==> flow/design.v <==
`timescale 1ns / 1ps
module CPU(result,pc_value,r0_value,rf_we,instr,rst, clk);
input clk;
input rst;
input [15:0] instr;
output [15:0] result;
output [15:0] pc_value;
output [15:0] r0_value;
output rf_we;
wire [15:0] r0;
wire [15:0]out_ireg;
wire [3:0]out_idec_to_addrRdest;
wire [3:0]out_idec_to_addrRsrc;
wire [2:0]out_idec_to_alu_select;
wire [3:0]out_immHigh_idec;
wire out_wr_en_idec;
wire out_arith_mux_select0_idec;
wire out_arith_mux_select1_idec;
wire [15:0]out_arith_mux_to_alu_input;
wire [15:0] out_rfRsrc_to_arith_mux;
wire [15:0] out_imm_sign_extended_to_arith_mux;
wire [15:0] out_imm_zero_extended_to_arith_mux;
wire [15:0]out_rfRdest_to_alu;
wire [15:0] out_alu_to_mux;
wire C,V,N,Z;
wire [15:0] out_muxload;
wire select_mux_load;
wire select_mux_mov;
wire [15:0] out_left_shifted_to_muxload_in;
wire [15:0] out_ram_to_muxload_in;
wire ram_en;
wire [15:0]out_pc;
assign pc_value = out_pc;
assign r0_value = r0;
assign rf_we = out_wr_en_idec;
wire [2:0]select_mux_which_load;
wire [15:0] out_mov_mux;
wire [15:0] out_mux_to_rf;
assign result = out_mux_to_rf;
wire [15:0] out_shifter_to_select_mux_which_load;
wire [15:0] out_mux_to_shifter_in;
wire select_which_to_shift;
wire branch;
wire jump;
wire [15:0] bj_value;
wire select_br_or_jump;
wire [15:0] out_psr;
wire [15:0]input_psr;
assign input_psr[0] = C;
assign input_psr[1] = V;
assign input_psr[2] = N;
assign input_psr[3] = Z;
assign input_psr[15:4] = 12'b0;
inde dec(ram_en, select_br_or_jump, branch, jump, select_which_to_shift, select_mux_mov, select_mux_load,select_mux_which_load,out_immHigh_idec,out_idec_to_addrRdest, out_idec_to_addrRsrc, out_idec_to_alu_select, out_wr_en_idec,out_arith_mux_select1_idec, out_arith_mux_select0_idec, out_ireg, out_psr[3:0]);
reg16 inst_reg(rst, clk, instr, out_ireg);
reg16 psr(rst, clk, input_psr, out_psr);
multiplexer_4_1 arith_mux(out_arith_mux_to_alu_input, out_rfRsrc_to_arith_mux, out_imm_sign_extended_to_arith_mux, out_imm_zero_extended_to_arith_mux, 16'b0, out_arith_mux_select1_idec, out_arith_mux_select0_idec);
Sign_Ex_Test sign_extended(out_idec_to_addrRsrc, out_immHigh_idec, out_imm_sign_extended_to_arith_mux, out_left_shifted_to_muxload_in, out_imm_zero_extended_to_arith_mux);
ALU alu(out_alu_to_mux,C,V,N,Z,out_rfRdest_to_alu,out_arith_mux_to_alu_input,out_idec_to_alu_select);
reg_file	reg_file16(rst, clk, out_wr_en_idec, out_idec_to_addrRdest, out_idec_to_addrRsrc,out_idec_to_addrRdest, out_mux_to_rf,out_rfRdest_to_alu, out_rfRsrc_to_arith_mux, r0);
multiplexer_2_1 muxload(out_muxload, out_ram_to_muxload_in,out_left_shifted_to_muxload_in , select_mux_load);
multiplexer_8_1	which_to_load_wdat_mux(out_mux_to_rf, out_alu_to_mux, out_muxload, out_mov_mux, out_shifter_to_select_mux_which_load, out_pc, 16'b1111111111111111, 16'b1111111111111111, 16'b1111111111111111, select_mux_which_load);
multiplexer_2_1 mux_mov(out_mov_mux, out_rfRsrc_to_arith_mux,out_imm_zero_extended_to_arith_mux , select_mux_mov);
multiplexer_2_1 mux_which_shift(out_mux_to_shifter_in, out_rfRsrc_to_arith_mux,out_imm_sign_extended_to_arith_mux , select_which_to_shift);
shifter shift(out_shifter_to_select_mux_which_load, out_rfRdest_to_alu, out_mux_to_shifter_in);
PC pc(clk,rst, branch, jump,bj_value, out_pc);
multiplexer_2_1 mux_brach(bj_value, out_rfRsrc_to_arith_mux, out_imm_sign_extended_to_arith_mux , select_br_or_jump);
spblockram_data ram(clk, ram_en, out_idec_to_addrRsrc, out_rfRdest_to_alu, out_ram_to_muxload_in);
endmodule
module PC(clock,rst, branch, jump,bj_value, count);
	 input clock;
	 input branch;
	 input jump;
	 input rst;
	 input [15:0]bj_value;
	 reg [15:0] new_count;  
	 output [15:0] count;  
	assign count = new_count;
	 always @(posedge rst or posedge clock) begin
	 if(rst)
	 begin
	 new_count <= 0;
	 end
	 else if(branch)
	 begin
	 new_count <= new_count + bj_value;	 
	 end
	 else if(jump)
	 begin
	 new_count <= bj_value;
	 end
	 else
	 begin
	 new_count <= new_count + 16'd1;
	 end  
    end
	 endmodule
module inde(ram_en, select_br_or_jump, branch, jump, select_which_to_shift,select_mux_mov,select_mux_load,select_mux_which_load,immHigh, rdest, rsrc, alu_out, wr_en,arith_mux_select1, arith_mux_select0, instruction, out_psr);
input [15:0] instruction;
output reg [2:0] alu_out;
output reg arith_mux_select0;
output reg arith_mux_select1;
output reg wr_en;
output reg ram_en;
output reg select_mux_load;
output reg select_mux_mov;
output reg select_which_to_shift;
output reg select_br_or_jump;
input  [3:0]out_psr;
output [3:0] rdest;
output [3:0] rsrc;
output [3:0] immHigh;
output reg [2:0]select_mux_which_load;
output reg branch;
output reg jump;
wire [3:0] op;
wire [3:0] rdest;
wire [3:0] op_ex ;
wire [3:0] rsrc ;
wire [3:0] immLow ;
assign op     = instruction[15:12];
assign rdest  = instruction[11:8];
assign op_ex  = instruction[7:4];
assign rsrc   = instruction[3:0];
assign immLow = instruction[3:0];
assign immHigh = instruction[7:4];
always @(*)
begin
	branch<=1'b0;
	jump<=1'b0;
	wr_en<=1'b0;
	ram_en<=1'b0;
	select_mux_load<=1'b0;
	select_mux_mov<=1'b0;
	select_which_to_shift<=1'b0;
	select_br_or_jump<=1'b0;
	select_mux_which_load<=3'b000;
	arith_mux_select0<=1'b0;
	arith_mux_select1<=1'b0;
	alu_out<=3'b000;
	if(op == 4'b0000)
	begin
	branch<=1'b0;
	jump<=1'b0;
	if(op_ex == 4'b1101)
	begin
	wr_en <= 1;
	select_mux_which_load <= 3'b010;
	select_mux_mov<=0;	 
	end
	else if(op_ex == 4'b1011)
	begin
	wr_en <= 0;
	select_mux_which_load <= 3'b000;
	arith_mux_select0 <= 1'b0;				 
	arith_mux_select1 <= 1'b0;	
	alu_out <= 3'b100;	 
	end
	else
	begin
	wr_en <= 1;
	select_mux_which_load <= 3'b000;
	arith_mux_select0 <= 1'b0;				 
	arith_mux_select1 <= 1'b0;	
	case(op_ex)
				4'b0101:alu_out <= 3'b000;	 
				4'b1001:alu_out <= 3'b001;	 
				4'b0001:alu_out <= 3'b010;	 
				4'b0010:alu_out <= 3'b011;	 
				4'b0011:alu_out <= 3'b100;	 
	endcase
	end
	end
	else if(op == 4'b0100)
	begin
	if (op_ex==4'b0000)
	begin
	branch<=1'b0;
	jump<=1'b0;
	wr_en <= 1; 
	select_mux_which_load <= 3'b001;
	select_mux_load<=0;	 
	ram_en <= 0;
	end	
	else if(op_ex == 4'b0100)	 
	begin
	branch<=1'b0;
	jump<=1'b0;
	wr_en <= 0; 
	ram_en <= 1;
	end
	else if (op_ex==4'b1100)
	begin
	if(rdest == 4'b0000)	 
	begin
	if(out_psr[3] == 1'b1)
	begin
	branch<=1'b0;
	jump<=1'b1;
	select_br_or_jump <= 1'b0;
	end
	else
	begin
	branch<=1'b0;
	jump<=1'b0;
	end
	end
	else if(rdest == 4'b0001)	 
	begin
	if(out_psr[3] == 1'b1)
	begin
	branch<=1'b0;
	jump<=1'b0;
	end
	else
	begin		
	branch<=1'b0;
	jump<=1'b1;
	select_br_or_jump <= 1'b0;
	end
	end
	end
	else if(op_ex==4'b1000)
	begin
	select_mux_which_load <= 3'b100; 
	wr_en <= 1;
	select_br_or_jump <= 1'b0;	
	branch<=1'b0;
	jump<=1'b1;
	end
	end
	else if(op == 4'b1111)
	begin
	branch<=1'b0;
	jump<=1'b0;
	wr_en <= 1;
	select_mux_which_load <= 3'b001;
	select_mux_load<=1;  
	ram_en <= 0;
	end
	else if(op == 4'b1101)
	begin
	branch<=1'b0;
	jump<=1'b0;
	wr_en <= 1;
	select_mux_which_load <= 3'b010;
	select_mux_mov<=1;  
	end
	else if(op == 4'b1000)
	begin
	if (op_ex==4'b0100)
	begin
	branch<=1'b0;
	jump<=1'b0;
	wr_en <= 1; 
	select_mux_which_load <= 3'b011;
	select_which_to_shift <= 0;	 
	end	
	else if (op_ex==4'b0000)
	begin
	branch<=1'b0;
	jump<=1'b0;
	wr_en <= 1; 
	select_mux_which_load <= 3'b011;
	select_which_to_shift <= 1;	 
	end	
	else if (op_ex==4'b0001)
	begin
	branch<=1'b0;
	jump<=1'b0;
	wr_en <= 1; 
	select_mux_which_load <= 3'b011;
	select_which_to_shift <= 1;	 
	end	
	end
	else if(op == 4'b1100)	 
	begin 
	if(rdest == 4'b0000)	 
	begin
	if(out_psr[3] == 1'b1)
	begin
	wr_en<= 1'b0;
	select_br_or_jump <= 1'b1;
	branch<=1'b1;
	jump<=1'b0;
	end
	else
	begin
	branch<=1'b0;
	jump<=1'b0;
	end
	end
	else if(rdest == 4'b0001)	 
	begin
	if(out_psr[3] == 1'b1)
	begin
	branch<=1'b0;
	jump<=1'b0;
	end
	else
	begin		
	select_br_or_jump <= 1'b1;
	branch<=1'b1;
	jump<=1'b0;
	end
	end
	end
	else if(op == 4'b0101)
	begin
	branch<=1'b0;
	jump<=1'b0;
	select_mux_which_load <= 3'b000;
	wr_en <= 1;
	arith_mux_select0 <= 1'b1;					 
	arith_mux_select1 <= 1'b0;	
	alu_out <= 3'b000;	 
	end
	else if(op == 4'b1001)
	begin
	branch<=1'b0;
	jump<=1'b0;
	select_mux_which_load <= 3'b000;
	wr_en <= 1;
	arith_mux_select0 <= 1'b1;					 
	arith_mux_select1 <= 1'b0;	
	alu_out <= 3'b001;	 
	end
	else if(op == 4'b1011)
	begin
	branch<=1'b0;
	jump<=1'b0;
	select_mux_which_load <= 3'b000;
	wr_en <= 0;
	arith_mux_select0 <= 1'b1;					 
	arith_mux_select1 <= 1'b0;		
	alu_out <= 3'b100;	 
	end
	else if(op == 4'b0001)
	begin
	branch<=1'b0;
	jump<=1'b0;
	select_mux_which_load <= 3'b000;
	wr_en <= 1;
	arith_mux_select0 <= 1'b0;					 
	arith_mux_select1 <= 1'b1;					 
	alu_out <= 3'b010;	 
	end
	else if(op == 4'b0010)
	begin
	branch<=1'b0;
	jump<=1'b0;
	select_mux_which_load <= 3'b000;
	wr_en <= 1;
	arith_mux_select0 <= 1'b0;					 
	arith_mux_select1 <= 1'b1;	
	alu_out <= 3'b011;	 
	end
	else if(op == 4'b0011)
	begin
	branch<=1'b0;
	jump<=1'b0;
	select_mux_which_load <= 3'b000;
	wr_en <= 1;
	arith_mux_select0 <= 1'b0;					 
	arith_mux_select1 <= 1'b1;		
	alu_out <= 3'b100;	 
	end
end
endmodule
module shifter(shifted_result, shifting_value, amount_of_shift);
input [15:0]amount_of_shift;
input [15:0]shifting_value;
output reg [15:0]shifted_result;
wire [3:0]amount ;
assign amount = amount_of_shift[3:0];
always @ (amount_of_shift or shifting_value)
begin
if(amount_of_shift[4] == 0)
begin
shifted_result <= shifting_value << amount;
end
else
begin
shifted_result <= shifting_value >> amount;
end
end
endmodule
module Sign_Ex_Test(immLow, immHigh, imm_sign_extended,left_shifted_value,zero_extended_value);
   output [15:0] imm_sign_extended;  
	output [15:0] left_shifted_value;
	output [15:0] zero_extended_value;
   input [3:0] immLow ;
	input [3:0] immHigh;
	wire [7:0]a;
	assign a = {immHigh,immLow};
	assign imm_sign_extended ={{8{a[7]}}, a};
	assign left_shifted_value={a, 8'b00000000};
	assign zero_extended_value={8'b00000000, a};
endmodule
module ALU(Y,C,V,N,Z,A,B,Op);
    output [15:0] Y;
    output C;  
    output N;  
    output V;  
    output Z;  
    input [15:0] A;
    input [15:0] B;
    input [2:0] Op;
    wire  [15:0] 	 AS, And, Or, Xor, Not, Xnor;
    wire 	 s; 
    wire 	 Vas;
    wire 	 Cas;
   carry_select_adder_subtractor addsub(AS, Cas, Vas, A, B, Op[0]);       
   andop aluand(And, A, B);                                               
   orop aluor(Or, A, B);                                                  
   xorop aluxor(Xor, A, B);                                               
   notop alunot(Not, A);                                                  
   xnorop aluxnor(Xnor, A, B);                                            
multiplexer_8_1 muxy(Y, AS, AS, And, Or, Xor, Not, Xnor, 16'b0, Op);  
   nor(s, Op[1], Op[2]);    
   and(C, Cas, s);
   and(V, Vas, s);
   and(N, Y[15], s);        
   zero z(Z, Y);            
endmodule
module andop(Y, A, B);
   output [15:0] Y;   
   input [15:0]  A;   
   input [15:0]  B;   
   and(Y[0], A[0], B[0]);
   and(Y[1], A[1], B[1]);
   and(Y[2], A[2], B[2]);
   and(Y[3], A[3], B[3]);
   and(Y[4], A[4], B[4]);
   and(Y[5], A[5], B[5]);
   and(Y[6], A[6], B[6]);
   and(Y[7], A[7], B[7]);
   and(Y[8], A[8], B[8]);
   and(Y[9], A[9], B[9]);
   and(Y[10], A[10], B[10]);
   and(Y[11], A[11], B[11]);
   and(Y[12], A[12], B[12]);
   and(Y[13], A[13], B[13]);
   and(Y[14], A[14], B[14]);
   and(Y[15], A[15], B[15]);
endmodule
module orop(Y, A, B);
   output [15:0] Y;  
   input [15:0]  A;  
   input [15:0]  B;  
   or(Y[0], A[0], B[0]);
   or(Y[1], A[1], B[1]);
   or(Y[2], A[2], B[2]);
   or(Y[3], A[3], B[3]);
   or(Y[4], A[4], B[4]);
   or(Y[5], A[5], B[5]);
   or(Y[6], A[6], B[6]);
   or(Y[7], A[7], B[7]);
   or(Y[8], A[8], B[8]);
   or(Y[9], A[9], B[9]);
   or(Y[10], A[10], B[10]);
   or(Y[11], A[11], B[11]);
   or(Y[12], A[12], B[12]);
   or(Y[13], A[13], B[13]);
   or(Y[14], A[14], B[14]);
   or(Y[15], A[15], B[15]);
endmodule
module xorop(Y, A, B);
   output [15:0] Y;  
   input [15:0]  A;  
   input [15:0]  B;  
   xor(Y[0], A[0], B[0]);
   xor(Y[1], A[1], B[1]);
   xor(Y[2], A[2], B[2]);
   xor(Y[3], A[3], B[3]);
   xor(Y[4], A[4], B[4]);
   xor(Y[5], A[5], B[5]);
   xor(Y[6], A[6], B[6]);
   xor(Y[7], A[7], B[7]);
   xor(Y[8], A[8], B[8]);
   xor(Y[9], A[9], B[9]);
   xor(Y[10], A[10], B[10]);
   xor(Y[11], A[11], B[11]);
   xor(Y[12], A[12], B[12]);
   xor(Y[13], A[13], B[13]);
   xor(Y[14], A[14], B[14]);
   xor(Y[15], A[15], B[15]);
endmodule
module notop(Y, A);
   output [15:0] Y;  
   input [15:0]  A;  
   not(Y[0], A[0]);
   not(Y[1], A[1]);
   not(Y[2], A[2]);
   not(Y[3], A[3]);
   not(Y[4], A[4]);
   not(Y[5], A[5]);
   not(Y[6], A[6]);
   not(Y[7], A[7]);
   not(Y[8], A[8]);
   not(Y[9], A[9]);
   not(Y[10], A[10]);
   not(Y[11], A[11]);
   not(Y[12], A[12]);
   not(Y[13], A[13]);
   not(Y[14], A[14]);
   not(Y[15], A[15]);
endmodule
module xnorop(Y, A, B);
   output [15:0] Y;  
   input [15:0]  A;  
   input [15:0]  B;  
   xnor(Y[0], A[0], B[0]);
   xnor(Y[1], A[1], B[1]);
   xnor(Y[2], A[2], B[2]);
   xnor(Y[3], A[3], B[3]);
   xnor(Y[4], A[4], B[4]);
   xnor(Y[5], A[5], B[5]);
   xnor(Y[6], A[6], B[6]);
   xnor(Y[7], A[7], B[7]);
   xnor(Y[8], A[8], B[8]);
   xnor(Y[9], A[9], B[9]);
   xnor(Y[10], A[10], B[10]);
   xnor(Y[11], A[11], B[11]);
   xnor(Y[12], A[12], B[12]);
   xnor(Y[13], A[13], B[13]);
   xnor(Y[14], A[14], B[14]);
   xnor(Y[15], A[15], B[15]);
endmodule
module zero(Z, A);
   output Z;         
   input [15:0]  A;  
   wire [15:0] 	 Y;  
   xnor(Y[0], A[0], 1'b0);
   xnor(Y[1], A[1], 1'b0);
   xnor(Y[2], A[2], 1'b0);
   xnor(Y[3], A[3], 1'b0);
   xnor(Y[4], A[4], 1'b0);
   xnor(Y[5], A[5], 1'b0);
   xnor(Y[6], A[6], 1'b0);
   xnor(Y[7], A[7], 1'b0);
   xnor(Y[8], A[8], 1'b0);
   xnor(Y[9], A[9], 1'b0);
   xnor(Y[10], A[10], 1'b0);
   xnor(Y[11], A[11], 1'b0);
   xnor(Y[12], A[12], 1'b0);
   xnor(Y[13], A[13], 1'b0);
   xnor(Y[14], A[14], 1'b0);
   xnor(Y[15], A[15], 1'b0);
   and(Z, Y[0], Y[1], Y[2], Y[3], Y[4],
       Y[5], Y[6], Y[7], Y[8],
       Y[9], Y[10], Y[11], Y[12],
       Y[13], Y[14], Y[15]);
endmodule
module carry_select_adder_subtractor(S, C, V, A, B, Op);
   output [15:0] S;    
   output 	 C;    
   output 	 V;    
   input [15:0]  A;    
   input [15:0]  B;    
   input 	 Op;   
   wire 	 C15;  
   wire [15:0] 	 Bx;
   xor(Bx[0], B[0], Op);
   xor(Bx[1], B[1], Op);
   xor(Bx[2], B[2], Op);
   xor(Bx[3], B[3], Op);
   xor(Bx[4], B[4], Op);
   xor(Bx[5], B[5], Op);
   xor(Bx[6], B[6], Op);
   xor(Bx[7], B[7], Op);
   xor(Bx[8], B[8], Op);
   xor(Bx[9], B[9], Op);
   xor(Bx[10], B[10], Op);
   xor(Bx[11], B[11], Op);
   xor(Bx[12], B[12], Op);
   xor(Bx[13], B[13], Op);
   xor(Bx[14], B[14], Op);
   xor(Bx[15], B[15], Op);
   xor(C, C15, Op);             
   carry_select_adder csa(S, C15, V, A, Bx, Op);   
endmodule
module carry_select_adder(S, C, V, A, B, Cin);
   output [15:0] S;    
   output 	 C;    
   output 	 V;    
   input [15:0]  A;    
   input [15:0]  B;    
   input 	 Cin;  
   wire [3:0] 	S1_0;    
   wire [3:0] 	S1_1;    
   wire [3:0] 	S2_0;    
   wire [3:0] 	S2_1;    
   wire [3:0] 	S3_0;    
   wire [3:0] 	S3_1;    
   wire 	C1_0;    
   wire 	C1_1;    
   wire 	C2_0;    
   wire 	C2_1;    
   wire 	C3_0;    
   wire 	C3_1;    
   wire 	C0;      
   wire 	C1;      
   wire 	C2;      
   wire         V0;      
   wire 	V1_0;    
   wire 	V1_1;    
   wire 	V2_0;    
   wire 	V2_1;    
   wire 	V3_0;    
   wire 	V3_1;    
   ripple_carry_adder rc_nibble_0(S[3:0], C0, V0, A[3:0], B[3:0], Cin);               
   ripple_carry_adder rc_nibble_1_carry_0(S1_0, C1_0, V1_0, A[7:4], B[7:4], 1'b0);       
   ripple_carry_adder rc_nibble_1_carry_1(S1_1, C1_1, V1_1, A[7:4], B[7:4], 1'b1);       
   ripple_carry_adder rc_nibble_2_carry_0(S2_0, C2_0, V2_0, A[11:8], B[11:8], 1'b0);     
   ripple_carry_adder rc_nibble_2_carry_1(S2_1, C2_1, V2_1, A[11:8], B[11:8], 1'b1);     
   ripple_carry_adder rc_nibble_3_carry_0(S3_0, C3_0, V3_0, A[15:12], B[15:12], 1'b0);   
   ripple_carry_adder rc_nibble_3_carry_1(S3_1, C3_1, V3_1, A[15:12], B[15:12], 1'b1);   
   multiplexer_2_1 #(1) muxc1(C1, C1_0, C1_1, C0);  
   multiplexer_2_1 #(1) muxc2(C2, C2_0, C2_1, C1);  
   multiplexer_2_1 #(1) muxc(C, C3_0, C3_1, C2);    
   multiplexer_2_1 #(1) muxv(V, V3_0, V3_1, C2);    
   multiplexer_2_1 #(4) muxs1(S[7:4], S1_0, S1_1, C0);     
   multiplexer_2_1 #(4) muxs2(S[11:8], S2_0, S2_1, C1);    
   multiplexer_2_1 #(4) muxs3(S[15:12], S3_0, S3_1, C2);   
endmodule
module ripple_carry_adder(S, C, V, A, B, Cin);
   output [3:0] S;    
   output 	C;    
   output       V;    
   input [3:0] 	A;    
   input [3:0] 	B;    
   input 	Cin;  
   wire 	C0;  
   wire 	C1;  
   wire 	C2;  
   full_adder fa0(S[0], C0, A[0], B[0], Cin);     
   full_adder fa1(S[1], C1, A[1], B[1], C0);
   full_adder fa2(S[2], C2, A[2], B[2], C1);
   full_adder fa3(S[3], C, A[3], B[3], C2);     
   xor(V, C, C2);   
endmodule
module full_adder(S, Cout, A, B, Cin);
   output S;
   output Cout;
   input  A;
   input  B;
   input  Cin;
   wire   w1;
   wire   w2;
   wire   w3;
   wire   w4;
   xor(w1, A, B);
   xor(S, Cin, w1);
   and(w2, A, B);   
   and(w3, A, Cin);
   and(w4, B, Cin);   
   or(Cout, w2, w3, w4);
endmodule
module multiplexer_2_1(X, A0, A1,S);
   parameter WIDTH=16;      
   output [WIDTH-1:0] X;    
   input [WIDTH-1:0]  A1;   
   input [WIDTH-1:0]  A0;   
   input 	      S;   
   assign X = (S == 1'b0) ? A0 : A1;
endmodule
module multiplexer_4_1(X, A0, A1, A2, A3, S1, S0);
   parameter WIDTH=16;      
   output [WIDTH-1:0] X;    
   input [WIDTH-1:0]  A3;   
   input [WIDTH-1:0]  A2;   
   input [WIDTH-1:0]  A1;   
   input [WIDTH-1:0]  A0;   
   input 	      S0;   
   input 	      S1;   
   assign X = (S1 == 0 
	       ? (S0 == 0 
		  ? A0        
		  : A1)       
	       : (S0 == 0 
		  ? A2        
		  : A3));     
endmodule
module multiplexer_8_1(X, A0, A1, A2, A3, A4, A5, A6, A7, S);
   parameter WIDTH=16;      
   output [WIDTH-1:0] X;    
   input [WIDTH-1:0]  A7;   
   input [WIDTH-1:0]  A6;   
   input [WIDTH-1:0]  A5;   
   input [WIDTH-1:0]  A4;   
   input [WIDTH-1:0]  A3;   
   input [WIDTH-1:0]  A2;   
   input [WIDTH-1:0]  A1;   
   input [WIDTH-1:0]  A0;   
   input [2:0]	      S;   
   assign X = (S[2] == 0 
	       ? (S[1] == 0 
		  ? (S[0] == 0 
		     ? A0        
		     : A1)       
		  : (S[0] == 0 
		     ? A2        
		     : A3))      
	       : (S[1] == 0 
		  ? (S[0] == 0 
		     ? A4        
		     : A5)       
		  : (S[0] == 0 
		     ? A6        
		     : A7)));    
endmodule
module reg_file(rst, clk, wr_en, rd0_addr, rd1_addr,wr_addr, wr_data,rd0_data, rd1_data, r0);
			input rst;
            input clk;
            input wr_en;
            input [3:0] rd0_addr;
            input [3:0] rd1_addr;
            input [3:0] wr_addr;
            input [15:0] wr_data;
            output [15:0] rd0_data;
            output [15:0] rd1_data;
			output [15:0] r0;
    reg [15:0] mem [15:0];
    integer i;
	 assign rd0_data = mem[rd0_addr];
	assign rd1_data = mem[rd1_addr];
	assign r0 = mem[0];
    always @(posedge rst or posedge clk)
    begin
        if (rst) begin
            for (i=0; i<16; i=i+1)
                mem[i] <= 0;
        end
        else if (wr_en) begin
            mem[wr_addr] <= wr_data;
        end
    end
endmodule
module reg16 (reset, CLK, D, Q);
input reset;
input CLK;
input [15:0] D;
output [15:0] Q;
reg [15:0] Q;
always @(posedge reset or posedge CLK)
if (reset)
Q <= 0;
else
Q <= D;
endmodule
module spblockram_data (clk, we, a, di, dout);		 
input clk;
input we;
input [3:0] a;
input [15:0] di;
output [15:0] dout;
reg [15:0] RAM[15:0];
always @(posedge clk) begin
if (we == 1'b1)
RAM[a] <= di;
end
assign dout = RAM[a];
endmodule
# == Step by step through the tools: CPU ==
# What the tools print for CPU, step after step.
# Lines are those of the file above, counted from 1.
# Cell names lack the library's common part.
# The mark -- stands for no value.
# setup
top,CPU
clk_port,clk
cell_library,sky130hd
lib_corner,tt_025C_1v80

# == Elaborated design ==
# Source: Yosys, flattened and elaborated. Widths are those after wreduce. Registers that Yosys merges into a memory's read port (data or address) are not register bits. Print and check cells do not count. Equal cells are merged and count once.
# Yosys's memory passes give these memory sizes; they may raise the number of words (mostly to a power of two), join words into wider ones and drop unused or constant bits.
# bits
ff_bits,292
latchBits,0
ramBits,256
rom_bits,0
clocked_rd_ports_x_width,0
memories,1
output_inout_bits,49
wordCells,512
# classes
add_sub_neg,2
n_mul,0
div_mod_pow,0
cmp,0
n_eq,50
shift,2
mux,132
n_logic,286
reduce_logical,20
# memory_table
memory,words,word_bits,rd,write_ports,line,text
ram.RAM,16,16,1,1,758,reg [15:0] RAM[15:0];
# op_table
cell,n
parallel mux 16 bit (select 16 bit),2
2-to-1 mux 16 bit,21
equality test 4 bit (second input constant),27
bitwise AND 1 bit,94
2-to-1 mux 3 bit,25
2-to-1 mux 1 bit,75
XOR 1 bit,73
bitwise OR 1 bit,67
inverter 1 bit,52
equality test 4 x 3 -> 1 bit (second input constant),11
AND reduction 2 bit,16
equality test 4 x 2 -> 1 bit (second input constant),8
adder 16 x 1 -> 16 bit (second input constant),1
adder 16 bit,1
<< shifter 16 x 4 -> 16 bit,1
right shift 16 x 4 -> 16 bit,1
equality test 4 x 1 -> 1 bit (second input constant),4
zero test 4 bit,4
2-to-1 mux 4 bit,4
parallel mux 3 bit (select 4 bit),1
2-to-1 mux 8 bit,1
2-to-1 mux 5 bit,1
2-to-1 mux 2 bit,2

# == Depth ==
# Yosys ltp: most cells in a row. Word level: on the elaborated netlist, between registers, memories and ports. Mapped: between sequential cells and ports; inverters and the memories' decode and read muxes count.
# depth
word_depth,48
abc_area,0
ltp_mapped,27
ltp_nobuf,20

# == Synthesis result ==
# Source: synth_stat.txt of the flow (Yosys; design flattened, memories mapped). It holds for the ABC_AREA given above (unset counts as 0); a run with the other value may have another netlist.
# by_type
cell_type,n,type_area_um2
edfxtp_1,256,7.69E+03
dfrtp_1,289,7.23E+03
mux4_2,82,1.85E+03
nand2_1,346,1.3E+03
o21ai_0,258,1.29E+03
nor2_1,237,889.603
a21oi_1,172,860.826
ha_1,62,775.744
mux2i_1,59,590.566
mux2_2,49,551.779
nand3_1,76,380.365
buf_2,71,355.341
clkbuf_1,93,349.085
a22oi_1,45,337.824
o211ai_1,42,315.302
xnor2_1,30,262.752
buf_6,23,258.998
inv_1,66,247.738
# Other cell types: 99; their cells: 777.
# synth_totals
cell_count,3033
yosys_area_mm2,0.0317329
ffs,545
buffers,220
# By module: a second synthesis without flattening, with its own total; a netlist apart from the flattened one above.
# hier_totals
cells_unflattened,2572
area_unflattened_mm2,0.0342366
# Rows give one instance, submodules left out.
# by_module
module,instances,n_cells,mod_area_mm2
reg_file,1,1236,0.0143588
spblockram_data,1,418,0.0097706
multiplexer_8_1,2,57,0.001071
PC,1,211,0.0016904
shifter,1,183,0.0016153
multiplexer_2_1,4,18,0.000249
reg16,2,17,0.0004041
full_adder,28,1,0.00002
inde,1,72,0.0004542
multiplexer_4_1,1,20,0.0004242
Sign_Ex_Test,1,49,0.0003641
carry_select_adder_subtractor,1,19,0.0001802
xnorop,1,16,0.0001401
xorop,1,16,0.0001401
# Modules not listed: 10.

# == Timing after synthesis ==
# OpenSTA on the mapped netlist: ideal clock, no wires. The path of least setup slack (recovery checks aside). Input and output delay are each 20% of the period. Register names are those of the netlist, which keeps one name where synthesis merged equal registers.
# synth_timing
path_kind,flip-flop to output port
from,register inst_reg.Q[12]
to,output result[15]
tclk_ps,9000
out_delay_ps,1800
t_first_pin_ps,0
arrival_time_ps,6037
required_ps,7200
slack_ps,1163
delay_ps,6037
path_stages,25
n_path_buf,7
synth_period_reached_ps,7837
# "delay_ps" = arrival - input delay + setup time.
# At an output port there is no setup time.
# "path_stages": output pins that drive a net of the path, with the launching flip-flop's if there is one; two outputs of one cell count as two.
# "synth_period_reached_ps" = period - worst setup slack (recovery checks aside). The figure is calculated, with input and output delays left at 20% of the set period.
# The rows between start and end are the longest chain of elaborated cells between them; the timing report does not say that the signal goes this way. Where chains are equally long, one stands for them.
# Each line given opens the expression or statement behind the cell; cells for indexed reads and writes are added by Yosys, which also makes memories of some case tables.
# synth_via
cell_sequence,dfrtp_1 -> or4_1 -> buf_2 -> a211o_1 -> nand2b_1 -> buf_2 -> buf_2 -> buf_2 -> buf_2 -> buf_2 -> xnor2_1 -> fa_1 -> fa_1 -> fa_1 -> nor2_1 -> a21oi_1 -> a21oi_1 -> nand3_2 -> a2111oi_4 -> a2111oi_4 -> a211o_1 -> a211oi_2 -> o2111ai_2 -> buf_6 -> nand2_1
elab_chain_cells,35
cells_between,210
cone_classes,eq/ne (11); shift (2); mux (72); logic (124); reduce/logical (1)
# synth_rtl
element,line,text
from (decl),744,output [15:0] Q;
from (assign),748,Q <= 0;
from (assign),750,Q <= D;
equality test 4 x 2 -> 1 bit,358,else if(op == 4'b0011)
2-to-1 mux 1 bit,358,
2-to-1 mux 1 bit,348,else if(op == 4'b0010)
2-to-1 mux 1 bit,338,else if(op == 4'b0001)
2-to-1 mux 1 bit,328,else if(op == 4'b1011)
2-to-1 mux 1 bit,318,else if(op == 4'b1001)
2-to-1 mux 1 bit,308,else if(op == 4'b0101)
[20 not listed],--,
2-to-1 mux 1 bit (2 in a row),666,assign X = (S == 1'b0) ? A0 : A1;
2-to-1 mux 4 bit,666,
2-to-1 mux 16 bit,698,? (S[1] == 0
2-to-1 mux 16 bit,697,assign X = (S[2] == 0
2-to-1 mux 16 bit,699,? (S[0] == 0
2-to-1 mux 16 bit,698,
2-to-1 mux 16 bit,697,
to (decl),6,output [15:0] result;

# == Worst path after layout ==
# From the final timing report of entry B: the path of least setup slack in the routed layout; clock arrival at registers is part of the times.
# The path's times are printed in steps of 10 ps; the period is the one set.
# layout_timing
path_kind,flip-flop to output port
from,register inst_reg.Q[1]
to,output result[10]
tclk_ps,6320
out_delay_ps,1260
t_first_pin_ps,670
arrival_time_ps,6150
required_ps,5060
slack_ps,-1090
path_stages,27
n_path_buf,9
# The rows between start and end are the longest chain of elaborated cells between them; the timing report does not say that the signal goes this way. Where chains are equally long, one stands for them.
# layout_via
cell_sequence,dfrtp_4 -> buf_4 -> buf_4 -> nor3b_4 -> a32oi_1 -> a21oi_1 -> o31a_1 -> a21oi_2 -> xnor2_1 -> fa_2 -> fa_2 -> buf_4 -> a21oi_4 -> o2111ai_4 -> nand3_4 -> buf_6 -> buf_4 -> a211oi_4 -> a21oi_4 -> buf_6 -> buf_6 -> mux2i_1 -> nand2_1 -> buf_6 -> a21oi_4 -> o21ai_4 -> buf_6
elab_chain_cells,24
cells_between,118
cone_classes,eq/ne (15); shift (2); mux (20); logic (79); reduce/logical (1); memory (1)
# layout_rtl
element,line,text
from (decl),744,output [15:0] Q;
from (assign),748,Q <= 0;
from (assign),750,Q <= D;
equality test 4 bit,727,assign rd1_data = mem[rd1_addr];
parallel mux 16 bit (select 16 bit),727,
2-to-1 mux 16 bit,678,? (S0 == 0
2-to-1 mux 16 bit,677,assign X = (S1 == 0
XOR 1 bit,568,"xor(Bx[4], B[4], Op);"
bitwise AND 1 bit,655,"and(w2, A, B);"
bitwise OR 1 bit (2 in a row),658,"or(Cout, w2, w3, w4);"
[9 not listed],--,
2-to-1 mux 1 bit,666,assign X = (S == 1'b0) ? A0 : A1;
2-to-1 mux 4 bit,666,
2-to-1 mux 16 bit,698,? (S[1] == 0
2-to-1 mux 16 bit,697,assign X = (S[2] == 0
2-to-1 mux 16 bit,699,? (S[0] == 0
2-to-1 mux 16 bit,698,
2-to-1 mux 16 bit,697,
to (decl),6,output [15:0] result;

2 stored runs of CPU in the flow (synthesis by Yosys, layout by OpenROAD, sky130hd cells), in arbitrary order. Constraints: input delay and output delay 20% of the set period each, output load 0.01 pF.
"period_less_ws_ps" is the run's clock period less its worst setup slack. It is reckoned from that one timing run; input and output delays stay at 20% of the period that was set.
"timing.worst_path_ps" means the part of the period allowed to the worst setup path (the constraints hold back 20% at inputs and 20% at outputs) less its slack; where the path has registers, the arrival times of their clocks count too.
By "fin_power_w" is meant OpenSTA's value without simulated activity: inputs other than the clock are taken to toggle once in ten clock periods, and the tool carries that through the logic.
"timing.worst_path_ps" is known to 10 ps.

Entry A, flow files:
==> flow/run.sh <==
#!/bin/bash
# the make line also repeats the synthesis and layout settings of config.mk as NAME=value (left out here)
make -C /OpenROAD-flow-scripts/flow DESIGN_CONFIG=/design/flow/config.mk WORK_HOME=/design/flow/orfs CLKGATE_MAP_FILE= finish
==> flow/config.mk <==
export PLATFORM = sky130hd
export DESIGN_NAME = CPU
export DESIGN_NICKNAME = CPU
export VERILOG_FILES = /design/flow/design.v
export SDC_FILE = /design/flow/constraint.sdc
export NUM_CORES = 4
export LEC_CHECK = 0
export ABC_AREA = 1
export CAP_MARGIN = 20
export CELL_PAD_IN_SITES_GLOBAL_PLACEMENT = 3
export CORE_ASPECT_RATIO = 0.9
export CORE_MARGIN = 2
export CORE_UTILIZATION = 49
export CTS_CLUSTER_SIZE = 100
export GPL_TIMING_DRIVEN = 1
export MAX_ROUTING_LAYER = met5
export MIN_ROUTING_LAYER = met2
export PLACE_DENSITY_LB_ADDON = 0.05
export SLEW_MARGIN = 5
==> flow/constraint.sdc <==
create_clock -name core_clock -period 8.31 [get_ports {clk}]
set_input_delay 1.6620 -clock core_clock [delete_from_list [all_inputs] [get_ports {clk}]]
set_output_delay 1.6620 -clock core_clock [all_outputs]
set_load 0.01 [all_outputs]

Entry A: stopped before the end: placement reported FLW-0024

Entry B, flow files:
==> flow/run.sh <==
#!/bin/bash
# the make line also repeats the synthesis and layout settings of config.mk as NAME=value (left out here)
make -C /OpenROAD-flow-scripts/flow DESIGN_CONFIG=/design/flow/config.mk WORK_HOME=/design/flow/orfs CLKGATE_MAP_FILE= finish
==> flow/config.mk <==
export PLATFORM = sky130hd
export DESIGN_NAME = CPU
export DESIGN_NICKNAME = CPU
export VERILOG_FILES = /design/flow/design.v
export SDC_FILE = /design/flow/constraint.sdc
export NUM_CORES = 4
export LEC_CHECK = 0
export CAP_MARGIN = 20
export CORE_ASPECT_RATIO = 1.63
export CORE_MARGIN = 7
export CORE_UTILIZATION = 38
export MIN_ROUTING_LAYER = met2
export SETUP_SLACK_MARGIN = 0.03
export SLEW_MARGIN = 20
==> flow/constraint.sdc <==
create_clock -name core_clock -period 6.32 [get_ports {clk}]
set_input_delay 1.2640 -clock core_clock [delete_from_list [all_inputs] [get_ports {clk}]]
set_output_delay 1.2640 -clock core_clock [all_outputs]
set_load 0.01 [all_outputs]

==> results of entry B, as CSV <==
result,value
synthArea_mm2,0.0317329
total_die_area_mm2,0.0920377
finish.stdcell_area_mm2,0.0407854
final_util_pct,49.2
setup_worst_slack_ps,-1091
fin_tns_ps,-11081
ws_hold_ps,517
fin_power_w,0.017309
period_less_ws_ps,7411
timing.worst_path_ps,6150
worst_path_kind,"flip-flop to output port"
